==> flow/design.v <==
module huff_encoder (
	clk,
	reset,
	io_in,
	io_out
);
	input wire clk;
	input wire reset;
	input wire [11:0] io_in;
	output reg [11:0] io_out;
	reg [23:0] data_in;
	reg [8:0] freq_in;
	reg [1:0] count;
	reg [3:0] odd_idx;
	reg [3:0] even_idx;
	wire [56:0] initial_node;
	reg [2:0] state;
	reg [19:0] huff_tree [0:5];
	reg [56:0] in_huff_tree;
	reg [2:0] in_pad;
	wire [2:0] out_pad;
	wire [75:0] out_huff_tree;
	wire [18:0] merged_node;
	reg [8:0] encoded_value;
	reg [8:0] encoded_mask;
	reg done;
	reg [14:0] character;
	reg [2:0] encoded_value_h [0:5];
	reg [2:0] a;
	reg [2:0] b;
	reg [2:0] c;
	reg [2:0] encoded_value_l;
	reg [2:0] encoded_value_r;
	reg is_n_odd;
	freq_calc freq_calc_ins(
		.data_in(data_in),
		.freq_in(freq_in),
		.node(initial_node)
	);
	node_sorter node_sorter_ins(
		.clk(clk),
		.input_node(in_huff_tree[0+:57]),
		.input_pad(in_pad),
		.output_node(out_huff_tree[19+:57]),
		.output_pad(out_pad)
	);
	assign out_huff_tree[0+:19] = 19'b0;
	merge_nodes merge_nodes_ins(
		.min_node(out_huff_tree[57+:19]),
		.second_min_node(out_huff_tree[38+:19]),
		.merged_node(merged_node)
	);
	always @(posedge clk) begin : huffman_enc
		if (reset) begin
			state <= 3'b001;
			a <= 3'd0;
			b <= 3'b000;
			c <= 3'b000;
			done = 'b0;
			in_pad <= 3'b000;
			begin : sv2v_autoblock_1
				reg signed [31:0] i;
				for (i = 0; i < 3; i = i + 1)
					begin
						encoded_value[(2 - i) * 3+:3] = 'b0;
						encoded_mask[(2 - i) * 3+:3] = 'b0;
						in_huff_tree[((2 - i) * 19) + 18-:5] <= 'b0;
						in_huff_tree[((2 - i) * 19) + 13-:3] <= 'b0;
						in_huff_tree[((2 - i) * 19) + 10] <= 'b0;
						in_huff_tree[((2 - i) * 19) + 9-:5] <= 'b0;
						in_huff_tree[((2 - i) * 19) + 4-:5] <= 'b0;
						character[(2 - i) * 5+:5] = 'b0;
					end
			end
			begin : sv2v_autoblock_2
				reg signed [31:0] i;
				for (i = 0; i < 6; i = i + 1)
					begin
						encoded_value_h[i] = 'b0;
						huff_tree[i][19-:5] = 'b0;
						huff_tree[i][14] = 1'b0;
						huff_tree[i][3-:2] = 'b0;
						huff_tree[i][13-:5] = 'b0;
						huff_tree[i][8-:5] = 'b0;
						huff_tree[i][1-:2] = 'b0;
					end
			end
			encoded_value_l = 'b0;
			encoded_value_r = 'b0;
		end
		else
			case (state)
				3'b001: begin
					done = 'b0;
					io_out <= 'b0;
					a <= 'b0;
					b <= 'b0;
					if (io_in[11] == 1'b1) begin
						if (c < 3) begin
							data_in[(2 - c) * 8+:8] <= io_in[7:0];
							freq_in[(2 - c) * 3+:3] <= io_in[10:8];
						end
						c <= c + 1'b1;
					end
					state <= (c == 3 ? 3'b010 : 3'b001);
				end
				3'b010: begin
					count = 3;
					begin : sv2v_autoblock_3
						reg signed [31:0] i;
						for (i = 0; i < 3; i = i + 1)
							in_huff_tree[(2 - i) * 19+:19] <= initial_node[(2 - i) * 19+:19];
					end
					in_pad <= 3'b000;
					state <= 3'b011;
				end
				3'b011: state <= 3'b100;
				3'b100: begin
					in_huff_tree[38+:19] <= merged_node;
					in_huff_tree[0+:38] <= out_huff_tree[0+:38];
					in_pad <= {out_pad[2] | out_pad[1], out_pad[0], 1'b1};
					count = count - 1'b1;
					even_idx = count << 1'b1;
					odd_idx = even_idx + 1'b1;
					huff_tree[even_idx][19-:5] = out_huff_tree[75-:5];
					huff_tree[odd_idx][19-:5] = out_huff_tree[56-:5];
					huff_tree[even_idx][14] = out_huff_tree[67];
					huff_tree[odd_idx][14] = out_huff_tree[48];
					huff_tree[even_idx][13-:5] = out_huff_tree[66-:5];
					huff_tree[odd_idx][13-:5] = out_huff_tree[47-:5];
					huff_tree[even_idx][8-:5] = out_huff_tree[61-:5];
					huff_tree[odd_idx][8-:5] = out_huff_tree[42-:5];
					huff_tree[1][19-:5] = out_huff_tree[75-:5];
					huff_tree[1][14] = out_huff_tree[67];
					huff_tree[1][13-:5] = out_huff_tree[66-:5];
					huff_tree[1][8-:5] = out_huff_tree[61-:5];
					if (!(count[0] | count[1]))
						state <= 3'b101;
					else
						state <= 3'b011;
				end
				3'b101: begin
					begin : sv2v_autoblock_4
						reg signed [31:0] l;
						for (l = 5; l > 1; l = l - 1)
							begin : sv2v_autoblock_5
								reg signed [31:0] n;
								for (n = 1; n < 6; n = n + 1)
									if ((huff_tree[n][14] == 'b0) && ((huff_tree[n][13-:5] == huff_tree[l][19-:5]) || (huff_tree[n][8-:5] == huff_tree[l][19-:5])))
										huff_tree[l][3-:2] = n;
							end
					end
					begin : sv2v_autoblock_6
						reg signed [31:0] n;
						for (n = 2; n < 6; n = n + 1)
							huff_tree[n][1-:2] = huff_tree[huff_tree[n][3-:2]][1-:2] + 1'b1;
					end
					state <= 3'b110;
				end
				3'b110: begin
					begin : sv2v_autoblock_7
						reg signed [31:0] n;
						for (n = 2; n < 6; n = n + 1)
							begin
								encoded_value_l = encoded_value_h[huff_tree[n][3-:2]] << 1'b1;
								encoded_value_r = (encoded_value_h[huff_tree[n][3-:2]] << 1'b1) | 1'b1;
								is_n_odd = n[0];
								if (huff_tree[n][3-:2] != 1'b1)
									encoded_value_h[n] = (is_n_odd ? encoded_value_r : encoded_value_l);
								else if (huff_tree[n][3-:2] == 1'b1)
									encoded_value_h[n][0] = (is_n_odd ? 1'b1 : 1'b0);
							end
					end
					begin : sv2v_autoblock_8
						integer i;
						for (i = 0; i <= 2; i = i + 1)
							begin : sv2v_autoblock_9
								reg signed [31:0] n;
								for (n = 1; n < 6; n = n + 1)
									if ((huff_tree[n][19-:5] == data_in[((2 - i) * 8) + 3-:4]) && (huff_tree[n][14] == 'b1)) begin
										encoded_mask[(2 - i) * 3+:3] = (1'b1 << huff_tree[n][1-:2]) - 1'b1;
										encoded_value[(2 - i) * 3+:3] = encoded_value_h[n];
										character[(2 - i) * 5+:5] = huff_tree[n][19-:5];
									end
							end
					end
					state <= 3'b111;
				end
				3'b111: begin
					c <= 'b0;
					done = 1'b1;
					io_out[8:0] <= (b[0] == 1'b0 ? {done, 3'b011, (a > 2 ? 5'b00000 : character[(2 - a) * 5+:5])} : {done, 2'b00, encoded_mask[(2 - a) * 3+:3], encoded_value[(2 - a) * 3+:3]});
					b <= b + 1'b1;
					a <= (b[0] == 1'b1 ? a + 1 : a);
					state <= (a > 2 ? 3'b001 : 3'b111);
				end
				default: state <= 3'b001;
			endcase
	end
endmodule
module freq_calc (
	data_in,
	freq_in,
	node
);
	input wire [23:0] data_in;
	input wire [8:0] freq_in;
	output reg [56:0] node;
	always @(*) begin : sv2v_autoblock_1
		reg signed [31:0] i;
		for (i = 0; i < 3; i = i + 1)
			begin
				node[((2 - i) * 19) + 18-:5] = data_in[(2 - i) * 8+:8];
				node[((2 - i) * 19) + 13-:3] = freq_in[(2 - i) * 3+:3];
				node[((2 - i) * 19) + 9-:5] = 'b0;
				node[((2 - i) * 19) + 4-:5] = 'b0;
				node[((2 - i) * 19) + 10] = 1'b1;
			end
	end
endmodule
module node_sorter (
	clk,
	input_node,
	input_pad,
	output_node,
	output_pad
);
	input wire clk;
	input wire [56:0] input_node;
	input wire [2:0] input_pad;
	output reg [56:0] output_node;
	output reg [2:0] output_pad;
	reg [18:0] temp_node;
	reg [56:0] sort_tmp;
	reg [2:0] pad_tmp;
	always @(posedge clk) begin
		begin : sv2v_autoblock_1
			reg signed [31:0] i;
			for (i = 0; i < 3; i = i + 1)
				sort_tmp = input_node;
		end
		pad_tmp = input_pad;
		begin : sv2v_autoblock_2
			reg signed [31:0] j;
			for (j = 0; j < 2; j = j + 1)
				begin : sv2v_autoblock_3
					reg signed [31:0] k;
					for (k = 0; k < 2; k = k + 1)
						if (!(pad_tmp[2 - k] | pad_tmp[2 - (k + 1)]) && (((sort_tmp[((2 - k) * 19) + 13-:3] == sort_tmp[((2 - (k + 1)) * 19) + 13-:3]) && (sort_tmp[((2 - k) * 19) + 18-:5] > sort_tmp[((2 - (k + 1)) * 19) + 18-:5])) || (sort_tmp[((2 - k) * 19) + 13-:3] > sort_tmp[((2 - (k + 1)) * 19) + 13-:3]))) begin
							temp_node = sort_tmp[(2 - k) * 19+:19];
							sort_tmp[(2 - k) * 19+:19] = sort_tmp[(2 - (k + 1)) * 19+:19];
							sort_tmp[(2 - (k + 1)) * 19+:19] = temp_node;
							pad_tmp[2 - k] = 1'b0;
							pad_tmp[2 - (k + 1)] = 1'b0;
						end
				end
		end
		output_node <= sort_tmp;
		output_pad <= pad_tmp;
	end
endmodule
module merge_nodes (
	min_node,
	second_min_node,
	merged_node
);
	input wire [18:0] min_node;
	input wire [18:0] second_min_node;
	output wire [18:0] merged_node;
	assign merged_node[18-:5] = min_node[18-:5] + second_min_node[18-:5];
	assign merged_node[13-:3] = min_node[13-:3] + second_min_node[13-:3];
	assign merged_node[9-:5] = min_node[18-:5];
	assign merged_node[4-:5] = second_min_node[18-:5];
	assign merged_node[10] = 1'b0;
endmodule
`default_nettype none
module my_chip (
    input logic [11:0] io_in,  
    output logic [11:0] io_out,  
    input logic clock,
    input logic reset  
);
    huff_encoder DUT(.clk(clock), .reset(reset), .io_in(io_in), .io_out(io_out));  
endmodule
Step by step through the tools: my_chip
The steps from the RTL of my_chip to its reports follow in flow order.
Line numbers count from 1 in the design file above.
Library cell names are shortened.
{"block": "setup", "top_module": "my_chip", "clock": "clock", "lib": "sky130hd", "corner": "tt_025C_1v80"}

After elaboration
Yosys after proc, flatten, opt, wreduce and memory -nomap, before mapping. Print and check cells are not counted.
{"block": "bits", "input_bits": 14, "reg_bits": 306, "word_cells": 500}
{"block": "op_classes", "bitwise": 18, "reduce_and_logical": 102, "shifts": 11, "mux": 164, "multipliers": 3, "add_sub_neg": 19, "compare": 10, "eq_ne": 107}
{"block": "op_table", "cell": "5-bit == test", "count": 40}
{"block": "op_table", "cell": "5-bit two-way mux", "count": 34}
{"block": "op_table", "cell": "19-bit two-way mux", "count": 8}
{"block": "op_table", "cell": "32-bit by 2-bit multiplier with 32-bit output with constant B", "count": 2}
{"block": "op_table", "cell": "32-bit by 3-bit multiplier with 32-bit output with constant B", "count": 1}
{"block": "op_table", "cell": "3-bit two-way mux", "count": 31}
{"block": "op_table", "cell": "2-bit two-way mux", "count": 43}
{"block": "op_table", "cell": "5-bit by 4-bit == test with 1-bit output", "count": 15}
{"block": "op_table", "cell": "5-bit case mux with 2-bit select", "count": 7}
{"block": "op_table", "cell": "32-bit negator with 33-bit output", "count": 2}
{"block": "op_table", "cell": "9-bit by 32-bit indexed select with 3-bit output", "count": 2}
{"block": "op_table", "cell": "1-bit logical AND", "count": 43}
{"block": "op_table", "cell": "3-bit case mux with 2-bit select", "count": 7}
{"block": "op_table", "cell": "2-bit == test with constant B", "count": 17}
{"block": "op_table", "cell": "3-bit by 33-bit variable shift with 9-bit output", "count": 1}
{"block": "op_table", "cell": "3-bit by 33-bit variable shift with 9-bit output with constant A", "count": 1}
{"block": "op_table", "cell": "8-bit by 33-bit variable shift with 24-bit output", "count": 1}
{"block": "op_table", "cell": "8-bit by 33-bit variable shift with 24-bit output with constant A", "count": 1}
{"block": "op_table", "cell": "15-bit by 32-bit indexed select with 5-bit output", "count": 1}
{"block": "op_table", "cell": "2-bit case mux with 4-bit select", "count": 4}
{"block": "op_table", "cell": "2-bit by 1-bit == test with 1-bit output with constant B", "count": 13}
{"block": "op_table", "cell": "1-bit logical OR", "count": 24}
{"block": "op_table", "cell": "24-bit bitwise AND", "count": 1}
{"block": "op_table", "cell": "24-bit bitwise OR", "count": 1}
{"block": "op_table", "cell": "24-bit NOT", "count": 1}
{"block": "op_table", "cell": "2-bit case mux with 3-bit select", "count": 4}
{"block": "op_table", "cell": "2-bit AND reduction", "count": 11}
{"block": "op_table", "cell": "3-bit case mux with 7-bit select", "count": 1}
Not listed: further kinds 34, cells in them 117.

Depth
Yosys ltp: most cells in a row. Word level: on the elaborated netlist, between registers, memories and ports. Mapped: between sequential cells and ports; inverters and the memories' decode and read muxes count.
{"block": "depth", "depth_word": 23, "ABC_AREA": 1, "ltp_mapped": 43}

Mapped cells and area
Yosys stat after the flow's synthesis: flattened, memories mapped to cells. It holds for the ABC_AREA given above (unset counts as 0); a run with the other value may have another netlist.
{"block": "mapped", "buf_cells": 181, "cell_count": 2775, "area_um2": 19115.8, "flip_flops": 296}
{"block": "types", "cell": "dfxtp_1", "count": 262}
{"block": "types", "cell": "nand2_1", "count": 617}
{"block": "types", "cell": "o21ai_0", "count": 347}
{"block": "types", "cell": "edfxtp_1", "count": 34}
{"block": "types", "cell": "inv_1", "count": 263}
{"block": "types", "cell": "a21oi_1", "count": 176}
{"block": "types", "cell": "ha_1", "count": 67}
{"block": "types", "cell": "nor2_1", "count": 194}
{"block": "types", "cell": "xor2_1", "count": 68}
{"block": "types", "cell": "nand3_1", "count": 110}
{"block": "types", "cell": "xnor2_1", "count": 52}
{"block": "types", "cell": "clkbuf_1", "count": 104}
{"block": "types", "cell": "o22ai_1", "count": 56}
{"block": "types", "cell": "a211oi_1", "count": 35}
{"block": "types", "cell": "o211ai_1", "count": 28}
{"block": "types", "cell": "o221ai_1", "count": 23}
{"block": "types", "cell": "buf_2", "count": 39}
{"block": "types", "cell": "nor3_1", "count": 37}
Not listed: further types 43, cells in them 263.

Timing after synthesis
OpenSTA on the mapped netlist: ideal clock, no wires. The path of least setup slack (recovery checks aside). Input and output delay are each 20% of the period. Register names are those of the netlist, which keeps one name where synthesis merged equal registers.
{"block": "synth_timing", "kind": "register to register", "start": "register DUT.in_huff_tree[37]", "end": "register DUT.node_sorter_ins.output_node[30]", "path_stages": 44, "arrival_ns": 5.898, "setup_ns": 0.074, "period_ns": 12.0, "slack_ns": 6.028, "path_delay_ns": 5.972, "synth_period_reached_ns": 5.972}
"path_delay_ns" is the arrival time less input delay plus setup time.
"path_stages": output pins that drive a net of the path, with the launching flip-flop's if there is one; two outputs of one cell count as two.
"synth_period_reached_ns" is the clock period less the worst setup slack; recovery checks do not enter. This is arithmetic on one report: input and output delays are still those of the set period (20% each).
The rows between start and end are the longest chain of elaborated cells between them; the timing report does not say that the signal goes this way. Where chains are equally long, one stands for them.
Each line given opens the expression or statement behind the cell; cells for indexed reads and writes are added by Yosys, which also makes memories of some case tables.
A register here has more assigning lines than the two given.
{"block": "synth_between", "cell_sequence": "dfxtp_1 > inv_1 > ha_1 > a21oi_1 > o221ai_1 > o21ai_0 > nand4_1 > nand2_2 > inv_2 > buf_2 > nand2_1 > o21ai_0 > ha_1 > nand4_1 > o221ai_1 > o21ai_0 > nand4_1 > nand2_1 > [... 8 more ...] > nand4_1 > nand3_1 > clkbuf_1 > inv_1 > clkbuf_1 > nand2_1 > o21ai_0 > ha_1 > nand4_1 > o221ai_1 > o21ai_0 > nand2_1 > nand3_1 > inv_1 > clkbuf_1 > clkbuf_1 > nand2_1 > o21ai_0", "elab_chain_len": 20, "cone_cells": 39, "lines_between": 1, "classes_between": "compare: 7; eq/ne: 3; mux: 11; logic: 3; reduce/logical: 15"}
{"block": "synth_rtl", "element": "start: declaration", "line_no": 19, "source": "reg [56:0] in_huff_tree;"}
{"block": "synth_rtl", "element": "start: assignment", "line_no": 112, "source": "in_huff_tree[(2 - i) * 19+:19] <= initial_node[(2 - i) * 19+:19];"}
{"block": "synth_rtl", "element": "start: assignment", "line_no": 120, "source": "in_huff_tree[0+:38] <= out_huff_tree[0+:38];"}
{"block": "synth_rtl", "element": "5-bit > comparator", "line_no": 249, "source": "if (!(pad_tmp[2 - k] | pad_tmp[2 - (k + 1)]) && (((sort_tmp[((2 - k) * 19) + 13-:3] == sort_tmp[((2 - (k + 1)) ..."}
{"block": "synth_rtl", "element": "1-bit logical AND", "line_no": 249}
{"block": "synth_rtl", "element": "1-bit logical OR", "line_no": 249}
{"block": "synth_rtl", "element": "1-bit logical AND", "line_no": 249}
{"block": "synth_rtl", "element": "19-bit two-way mux", "line_no": 249}
{"block": "synth_rtl", "element": "5-bit > comparator", "line_no": 249}
{"block": "synth_rtl", "element": "1-bit logical AND", "line_no": 249}
{"block": "synth_rtl", "element": "[... 6 more ...]"}
{"block": "synth_rtl", "element": "1-bit logical AND", "line_no": 249}
{"block": "synth_rtl", "element": "19-bit two-way mux", "line_no": 249}
{"block": "synth_rtl", "element": "5-bit > comparator", "line_no": 249}
{"block": "synth_rtl", "element": "1-bit logical AND", "line_no": 249}
{"block": "synth_rtl", "element": "1-bit logical OR", "line_no": 249}
{"block": "synth_rtl", "element": "1-bit logical AND", "line_no": 249}
{"block": "synth_rtl", "element": "19-bit two-way mux", "line_no": 249}
{"block": "synth_rtl", "element": "end: assignment", "line_no": 258, "source": "output_node <= sort_tmp;"}
{"block": "synth_rtl", "element": "end: declaration", "line_no": 231, "source": "output reg [56:0] output_node;"}

Timing after layout
From the final timing report of run A: the path of least setup slack in the routed layout; clock arrival at registers is part of the times.
{"block": "layout_timing", "kind": "register to register", "start": "register DUT.in_huff_tree[37]", "end": "register DUT.node_sorter_ins.output_node[7]", "setup_ns": 0.22, "path_stages": 37, "slack_ns": 2.57, "period_ns": 12.0, "arrival_ns": 9.79}
The rows between start and end are the longest chain of elaborated cells between them; the timing report does not say that the signal goes this way. Where chains are equally long, one stands for them.
A register here has more assigning lines than the two given.
{"block": "layout_between", "cell_sequence": "dfxtp_1 > inv_1 > ha_1 > a21oi_1 > o221ai_1 > o21ai_0 > nand4_1 > nand2_4 > buf_6 > inv_2 > nand2_1 > o21ai_0 > ha_1 > nand4_1 > o221ai_1 > o21ai_0 > nand4_1 > nand2_1 > buf_6 > o21ai_0 > ha_1 > a21oi_1 > o221ai_1 > o21ai_0 > nand4_1 > nand3_2 > buf_12 > clkinvlp_4 > o21ai_1 > ha_1 > a21oi_1 > o221ai_1 > o21ai_0 > nand2_1 > nand3_1 > buf_4 > o21ai_0", "elab_chain_len": 20, "cone_cells": 39, "lines_between": 1, "classes_between": "compare: 7; eq/ne: 3; mux: 11; logic: 3; reduce/logical: 15"}
{"block": "layout_rtl", "element": "start: declaration", "line_no": 19, "source": "reg [56:0] in_huff_tree;"}
{"block": "layout_rtl", "element": "start: assignment", "line_no": 112, "source": "in_huff_tree[(2 - i) * 19+:19] <= initial_node[(2 - i) * 19+:19];"}
{"block": "layout_rtl", "element": "start: assignment", "line_no": 120, "source": "in_huff_tree[0+:38] <= out_huff_tree[0+:38];"}
{"block": "layout_rtl", "element": "5-bit > comparator", "line_no": 249, "source": "if (!(pad_tmp[2 - k] | pad_tmp[2 - (k + 1)]) && (((sort_tmp[((2 - k) * 19) + 13-:3] == sort_tmp[((2 - (k + 1)) ..."}
{"block": "layout_rtl", "element": "1-bit logical AND", "line_no": 249}
{"block": "layout_rtl", "element": "1-bit logical OR", "line_no": 249}
{"block": "layout_rtl", "element": "1-bit logical AND", "line_no": 249}
{"block": "layout_rtl", "element": "19-bit two-way mux", "line_no": 249}
{"block": "layout_rtl", "element": "5-bit > comparator", "line_no": 249}
{"block": "layout_rtl", "element": "1-bit logical AND", "line_no": 249}
{"block": "layout_rtl", "element": "[... 6 more ...]"}
{"block": "layout_rtl", "element": "1-bit logical AND", "line_no": 249}
{"block": "layout_rtl", "element": "19-bit two-way mux", "line_no": 249}
{"block": "layout_rtl", "element": "5-bit > comparator", "line_no": 249}
{"block": "layout_rtl", "element": "1-bit logical AND", "line_no": 249}
{"block": "layout_rtl", "element": "1-bit logical OR", "line_no": 249}
{"block": "layout_rtl", "element": "1-bit logical AND", "line_no": 249}
{"block": "layout_rtl", "element": "19-bit two-way mux", "line_no": 249}
{"block": "layout_rtl", "element": "end: assignment", "line_no": 258, "source": "output_node <= sort_tmp;"}
{"block": "layout_rtl", "element": "end: declaration", "line_no": 231, "source": "output reg [56:0] output_node;"}

Hand-over note for my_chip

Module my_chip, platform sky130hd: 5 stored runs of the flow (Yosys, OpenROAD) with differing settings, in no particular order. Input and output delays are each 20% of the period that was set; the output load is 0.01 pF.
"clock_period_reached_ns": clock period set for the run, less the worst setup slack. It is reckoned from that one timing run; input and output delays stay at 20% of the period that was set.
"worst_setup_path_time_ns": the worst setup path's part of the clock period (all of it between registers, 20% less for each end at a port) less its slack. A launch clock that arrives late makes it longer, a capture clock that arrives late makes it shorter.
"design_power_uw": no workload was simulated; the value follows from the tool's default switching activity.

{"run": "run A", "settings": { "ABC_AREA": 1, "CAP_MARGIN": 40, "CELL_PAD_IN_SITES_DETAIL_PLACEMENT": 2, "SETUP_SLACK_MARGIN": 2.36, "SLEW_MARGIN": 0, "period_ns": 12.0, "CORE_MARGIN": 2, "CORE_UTILIZATION": 40 }, "results": { "post_synth_area_um2": 19115.8, "dieArea_um2": 49555.2, "finish.stdcell_area_um2": 20966.4, "finish.utilization_pct": 44.2, "ws_setup_ns": 2.569, "timing.setup.tns_ns": 0.000, "timing.hold.ws_ns": 0.380, "design_power_uw": 3745, "clock_period_reached_ns": 9.431, "worst_setup_path_time_ns": 9.43, "path_kind": "register to register" }}
{"run": "run B", "settings": { "CAP_MARGIN": 10, "CELL_PAD_IN_SITES_DETAIL_PLACEMENT": 1, "CELL_PAD_IN_SITES_GLOBAL_PLACEMENT": 1, "CORE_ASPECT_RATIO": 0.82, "CORE_MARGIN": 3, "CTS_CLUSTER_DIAMETER": 230, "GPL_ROUTABILITY_DRIVEN": 0, "GPL_TIMING_DRIVEN": 1, "SLEW_MARGIN": 15, "TNS_END_PERCENT": 30, "period_ns": 12.0, "CORE_UTILIZATION": 40 }, "results": { "post_synth_area_um2": 19084.6, "dieArea_um2": 50381.2, "finish.stdcell_area_um2": 20664.8, "finish.utilization_pct": 44.5, "ws_setup_ns": 2.509, "timing.setup.tns_ns": 0.000, "timing.hold.ws_ns": 0.382, "design_power_uw": 3036, "clock_period_reached_ns": 9.491, "worst_setup_path_time_ns": 9.49, "path_kind": "register to register" }}
{"run": "run C", "settings": { "CAP_MARGIN": 0, "CORE_MARGIN": 9, "CORE_UTILIZATION": 35, "GPL_TIMING_DRIVEN": 0, "MIN_ROUTING_LAYER": "met2", "PLACE_DENSITY_LB_ADDON": 0.05, "SETUP_SLACK_MARGIN": 1.84, "period_ns": 13.2, "SLEW_MARGIN": 20 }, "results": { "post_synth_area_um2": 19084.6, "dieArea_um2": 63257.3, "finish.stdcell_area_um2": 21561.9, "finish.utilization_pct": 40.0, "ws_setup_ns": 2.837, "timing.setup.tns_ns": 0.000, "timing.hold.ws_ns": 0.437, "design_power_uw": 2961, "clock_period_reached_ns": 10.363, "worst_setup_path_time_ns": 10.36, "path_kind": "register to register" }}
{"run": "run D", "settings": { "ABC_AREA": 1, "CAP_MARGIN": 0, "CELL_PAD_IN_SITES_DETAIL_PLACEMENT": 2, "CORE_ASPECT_RATIO": 0.59, "CORE_MARGIN": 6, "CORE_UTILIZATION": 59, "GPL_ROUTABILITY_DRIVEN": 1, "SETUP_SLACK_MARGIN": 1.74, "TNS_END_PERCENT": 75, "period_ns": 12.6, "SLEW_MARGIN": 20 }, "outcome": "did not finish, placement stopped with DPL-0033"}
{"run": "run E", "settings": { "CORE_ASPECT_RATIO": 0.52, "CORE_UTILIZATION": 44, "CTS_CLUSTER_SIZE": 64, "MAX_ROUTING_LAYER": "met5", "PLACE_DENSITY": 0.86, "SETUP_SLACK_MARGIN": 2.29, "period_ns": 10.6, "CAP_MARGIN": 20, "CORE_MARGIN": 2, "SLEW_MARGIN": 20 }, "results": { "post_synth_area_um2": 19084.6, "dieArea_um2": 45145.4, "finish.stdcell_area_um2": 20551.0, "finish.utilization_pct": 48.5, "ws_setup_ns": 2.637, "timing.setup.tns_ns": 0.000, "timing.hold.ws_ns": 0.451, "design_power_uw": 3392, "clock_period_reached_ns": 7.963, "worst_setup_path_time_ns": 7.96, "path_kind": "register to register" }}

End of note.
